==> flow/design.v <==
`timescale 1ns / 1ps
module pid_controller(
    input  logic        clk,
    input  logic        rst_n,
    input  logic [15:0] setpoint,
    input  logic [15:0] feedback,
    input  logic [15:0] Kp,
    input  logic [15:0] Ki,
    input  logic [15:0] Kd,
    input  logic [15:0] clk_prescaler,
    output logic [15:0] control_signal
);
    logic signed [16:0]  error_s;         
    logic signed [16:0]  prev_error_s;
    logic signed [31:0]  integral_s;      
    logic signed [31:0]  derivative_s;
    logic [15:0] clk_divider;
    logic        sampling_flag;
    logic signed [31:0] kp_mul, ki_mul;
    logic signed [31:0] kd_mul;
    logic signed [31:0] control_calc;
    always_ff @(posedge clk or negedge rst_n) begin
        if (!rst_n) begin
            clk_divider    <= 16'h0000;
            sampling_flag  <= 1'b0;
        end else if (clk_divider == clk_prescaler) begin
            clk_divider    <= 16'h0000;
            sampling_flag  <= 1'b1;
        end else begin
            clk_divider    <= clk_divider + 16'd1;
            sampling_flag  <= 1'b0;
        end
    end
    always_comb begin
        error_s = $signed({1'b0, setpoint}) - $signed({1'b0, feedback});
        kp_mul = $signed({1'b0, Kp}) * error_s;
        ki_mul = $signed({1'b0, Ki}) * error_s;
        kd_mul = $signed({1'b0, Kd}) * (error_s - prev_error_s);
        control_calc = kp_mul + integral_s + kd_mul;
    end
    always_ff @(posedge clk or negedge rst_n) begin
        if (!rst_n) begin
            prev_error_s   <= '0;
            integral_s     <= '0;
            derivative_s   <= '0;
            control_signal <= 16'h0000;
        end else if (sampling_flag) begin
            integral_s   <= integral_s + ki_mul;
            derivative_s <= kd_mul;
            control_signal <= control_calc[15:0];
            prev_error_s <= error_s;
        end
    end
endmodule
`timescale 1ns/1ps
module top (
  input  logic        clk,
  input  logic        rst_n,
  input  logic [15:0] setpoint,
  input  logic [15:0] feedback,
  input  logic [15:0] Kp,
  input  logic [15:0] Ki,
  input  logic [15:0] Kd,
  input  logic [15:0] clk_prescaler,
  output logic [15:0] control_signal
);
  pid_controller u_dut (
    .clk(clk),
    .rst_n(rst_n),
    .setpoint(setpoint),
    .feedback(feedback),
    .Kp(Kp),
    .Ki(Ki),
    .Kd(Kd),
    .clk_prescaler(clk_prescaler),
    .control_signal(control_signal)
  );
endmodule
==> Step by step through the tools: top <==
The steps from the RTL of top to its reports follow in flow order.
Lines are those of the file above, counted from 1.
Operators: Yosys type, input widths -> output width; for muxes data width and select width s.
Cell names lack the library's common part.
{ "setup": {"top_module": "top", "clk_port": "clk", "library": "sky130hd", "lib_corner": "tt_025C_1v80"} }

==> Elaborated design <==
Yosys after proc, flatten, opt, wreduce and memory -nomap, before mapping. Enables and synchronous resets that opt folds into registers are not counted as muxes. Memory bits, and registers merged into a memory's read port (data or address), are not among the register bits. Print and check cells are not counted. Equal cells are merged and count once.
{ "classes": {"mul": 3, "n_addsub": 6, "muxes": 2, "equal": 1} }
{ "ops": {"columns": ["operator", "count"], "rows": [
  ["$mul 17x17->32", 1],
  ["$mul 17x32->16", 1],
  ["$mul 17x17->16", 1],
  ["$add 16x16->16", 2],
  ["$add 32x32->32", 1],
  ["$sub 17x17->18", 1],
  ["$sub 16x16->17", 1],
  ["$add 16x1->16 const B", 1],
  ["$eq 16x16->1", 1],
  ["$mux 16", 1],
  ["$mux 1", 1]
]} }
{ "bits": {"input_bits": 98, "ff_bits": 82} }

==> Longest topological paths <==
Yosys ltp: most cells in a row. Word level: on the elaborated netlist, between registers, memories and ports. Mapped: between sequential cells and ports; inverters and the memories' decode and read muxes count.
{ "depth": {"depth_word": 4, "abc_area": 0, "mapped_depth": 42, "depth_no_buf": 41} }

==> Netlist <==
Yosys stat after the flow's synthesis: flattened, memories mapped to cells. It holds for the ABC_AREA given above (unset counts as 0); a run with the other value may have another netlist.
The area totals of this step are shown rounded.
{ "mapped": {"cell_count": 1856, "area_um2": 16930, "ffs": 65, "buf_cells": 63} }
{ "by_type": {"columns": ["cell", "count", "area_total_um2"], "rows": [
  ["fa_1", 293, 5.87E+03],
  ["ha_1", 195, 2439.84],
  ["dfrtp_1", 65, 1626.56],
  ["inv_1", 411, 1542.73],
  ["and2_1", 181, 1.13E+03],
  ["xnor2_1", 113, 989.699],
  ["nand2_1", 221, 829.546],
  ["xor2_1", 32, 280.269],
  ["xnor3_1", 11, 247.738],
  ["nor2b_1", 36, 225.216],
  ["clkbuf_1", 57, 213.955],
  ["o21ai_0", 39, 195.187],
  ["mux2_2", 16, 180.173],
  ["a21oi_1", 30, 150.144],
  ["nand2b_1", 23, 143.888],
  ["nor2_1", 31, 116.362],
  ["a21o_1", 12, 90.086],
  ["o21bai_1", 9, 67.565]
]} }
Not listed: further types 34, cells in them 81.
By module: a second synthesis without flattening, with its own total; a netlist apart from the flattened one above.
{ "hier_totals": {"hier_cells": 1945, "hier_area_um2": 17200} }
Rows give one instance, submodules left out.
{ "modules": {"columns": ["module", "n_inst", "area_um2", "cells", "mod_seq_area_um2"], "rows": [
  ["pid_controller", 1, 17200, 1945, 1627],
  ["top", 1, 0.0, 0, 0.0]
]} }

==> Timing after synthesis <==
Source: OpenSTA report_checks on the synthesized netlist (no wires, ideal clock, input and output delay 20% of the period each), path of least setup slack; recovery checks are left aside. Register names are those of the netlist, which keeps one name where synthesis merged equal registers.
{ "synth_path": {"path_type": "in2reg", "from": "in setpoint[0]", "to": "reg u_dut.control_signal[15]", "stages": 40, "period_ns": 12.5, "setup_slack_ns": -0.399, "arrival_time_ns": 12.774, "in_delay_ns": 2.500, "path_delay_ns": 10.399, "period_less_setup_slack_ns": 12.899} }
"path_delay_ns" = arrival - input delay + setup time.
"stages" counts driving pins, that of a launching flip-flop among them; a cell with two outputs on the path counts twice.
"period_less_setup_slack_ns" is the clock period less the worst setup slack; recovery checks do not enter. This is arithmetic on one report: input and output delays are still those of the set period (20% each).
Between the ends stands the longest chain of elaborated cells between them, by number of cells; it is not shown to be the way that was timed. Of several equally long chains one is given.
A line is the first line of the expression or statement that the cell stems from. Yosys adds cells for indexed reads and writes and turns some case tables into memories.
{ "synth_between": {"cell_sequence": "inv_1 > ha_1 > inv_1 > fa_1 > a211oi_1 > o21bai_1 > a21oi_1 > xnor2_1 > clkbuf_1 > ha_1 > a21o_1 > a221oi_1 > a21bo_2 > a311oi_1 > xnor2_1 > and2_1 > fa_1 > inv_1 > [4 not listed] > inv_1 > fa_1 > fa_1 > fa_1 > inv_1 > fa_1 > xnor2_1 > xnor2_1 > xnor2_1 > xnor2_1 > xnor2_1 > xnor2_1 > xnor2_1 > xnor3_1 > xnor3_1 > xnor3_1 > xnor3_1 > mux2_4", "elab_chain_len": 4, "cone_cells": 6, "cone_lines": 4, "cone_classes": "4 x add/sub; 2 x mul"} }
{ "synth_lines": {"columns": ["item", "line", "rtl"], "rows": [
  ["from (decl)", 59, "input  logic [15:0] setpoint,"],
  ["$sub 16x16->17", 35, "error_s = $signed({1'b0, setpoint}) - $signed({1'b0, feedback});"],
  ["$mul 17x17->16", 36, "kp_mul = $signed({1'b0, Kp}) * error_s;"],
  ["$add 16x16->16 (2 in a row)", 39, "control_calc = kp_mul + integral_s + kd_mul;"],
  ["to (assign)", 46, "control_signal <= 16'h0000;"],
  ["to (assign)", 50, "control_signal <= control_calc[15:0];"],
  ["to (decl)", 11, "output logic [15:0] control_signal"]
]} }
Nets of the timed path that keep an RTL name, with a line that drives or declares them; the list need not be complete.
{ "synth_named_nets": {"columns": ["net", "line"], "rows": [
  ["u_dut.error_s[6]", 35]
]} }

==> Timing after layout <==
From the final timing report of flow run A: the path of least setup slack in the routed layout; clock arrival at registers is part of the times.
{ "layout_path": {"path_type": "in2reg", "from": "in setpoint[0]", "to": "reg u_dut.control_signal[15]", "stages": 40, "in_delay_ns": 2.50, "arrival_time_ns": 12.17, "setup_slack_ns": 0.57, "period_ns": 12.5} }
Between the ends stands the longest chain of elaborated cells between them, by number of cells; it is not shown to be the way that was timed. Of several equally long chains one is given.
{ "layout_between": {"cell_sequence": "clkdlybuf4s50_1 > inv_1 > ha_2 > inv_1 > fa_2 > a211oi_4 > o21bai_1 > a21oi_2 > xnor2_2 > ha_1 > buf_4 > o21a_1 > o21ai_1 > a22oi_2 > a31oi_1 > a211o_1 > xnor2_2 > and2_4 > [4 not listed] > fa_1 > fa_1 > fa_1 > fa_1 > fa_1 > fa_2 > xnor2_2 > xnor2_1 > xnor2_1 > xnor2_1 > xnor2_1 > xnor2_1 > xnor2_1 > xnor3_1 > xnor3_1 > xnor3_1 > xnor3_1 > mux2_4", "elab_chain_len": 4, "cone_cells": 6, "cone_lines": 4, "cone_classes": "4 x add/sub; 2 x mul"} }
{ "layout_lines": {"columns": ["item", "line", "rtl"], "rows": [
  ["from (decl)", 59, "input  logic [15:0] setpoint,"],
  ["$sub 16x16->17", 35, "error_s = $signed({1'b0, setpoint}) - $signed({1'b0, feedback});"],
  ["$mul 17x17->16", 36, "kp_mul = $signed({1'b0, Kp}) * error_s;"],
  ["$add 16x16->16 (2 in a row)", 39, "control_calc = kp_mul + integral_s + kd_mul;"],
  ["to (assign)", 46, "control_signal <= 16'h0000;"],
  ["to (assign)", 50, "control_signal <= control_calc[15:0];"],
  ["to (decl)", 11, "output logic [15:0] control_signal"]
]} }

Lab notebook: top

Design top on sky130hd. What follows are 3 stored runs of the flow, each under its own settings; their order means nothing. The constraints put input and output delay at 20% of the set period each and load the outputs with 0.01 pF.
"period_reached_ns" is the run's clock period less its worst setup slack. It is reckoned from that one timing run; input and output delays stay at 20% of the period that was set.
By "worst_path_ns" is meant the share of the clock period that the worst setup path is allowed (20% is reserved at inputs, 20% at outputs), minus its slack. Clock arrival times at its registers enter into it.
Values from the reports are rounded here.
[
  {
    "run": "flow run A",
    "settings": { "CORE_ASPECT_RATIO": 1.57, "PLACE_DENSITY_LB_ADDON": 0.15, "TNS_END_PERCENT": 80, "period_ns": 12.5, "CAP_MARGIN": 20, "CORE_MARGIN": 2, "CORE_UTILIZATION": 40, "SLEW_MARGIN": 20 },
    "results": { "worst_setup_slack_ns": 0.571, "die_footprint_um2": 44030, "setupTns_ns": 0.000, "finalUtil_pct": 47.1, "period_reached_ns": 11.929, "worst_path_ns": 9.43, "worst_setup_path_type": "in2reg", "hold_ws_ns": 0.510, "ys_area_um2": 16930 }
  },
  {
    "run": "flow run B",
    "settings": { "CAP_MARGIN": 0, "CELL_PAD_IN_SITES_GLOBAL_PLACEMENT": 3, "CORE_ASPECT_RATIO": 1.19, "CORE_UTILIZATION": 39, "CTS_CLUSTER_SIZE": 80, "GPL_ROUTABILITY_DRIVEN": 1, "GPL_TIMING_DRIVEN": 1, "MAX_ROUTING_LAYER": "met4", "MIN_ROUTING_LAYER": "met1", "PLACE_DENSITY_LB_ADDON": 0.09, "SETUP_SLACK_MARGIN": 3.24, "SLEW_MARGIN": 5, "period_ns": 20.3, "CORE_MARGIN": 2 },
    "results": { "worst_setup_slack_ns": 5.049, "die_footprint_um2": 45110, "setupTns_ns": 0.000, "finalUtil_pct": 44.5, "period_reached_ns": 15.251, "worst_path_ns": 11.19, "worst_setup_path_type": "in2reg", "hold_ws_ns": 0.505, "ys_area_um2": 16930 }
  },
  {
    "run": "flow run C",
    "settings": { "ABC_AREA": 1, "CAP_MARGIN": 30, "CORE_MARGIN": 4, "CORE_UTILIZATION": 49, "CTS_CLUSTER_DIAMETER": 171, "PLACE_DENSITY": 0.71, "SETUP_SLACK_MARGIN": 2.1, "SLEW_MARGIN": 40, "period_ns": 10.2 },
    "results": { "worst_setup_slack_ns": 0.362, "die_footprint_um2": 39770, "setupTns_ns": 0.000, "finalUtil_pct": 63.1, "period_reached_ns": 9.838, "worst_path_ns": 7.80, "worst_setup_path_type": "in2reg", "hold_ws_ns": 0.485, "ys_area_um2": 17960 }
  }
]
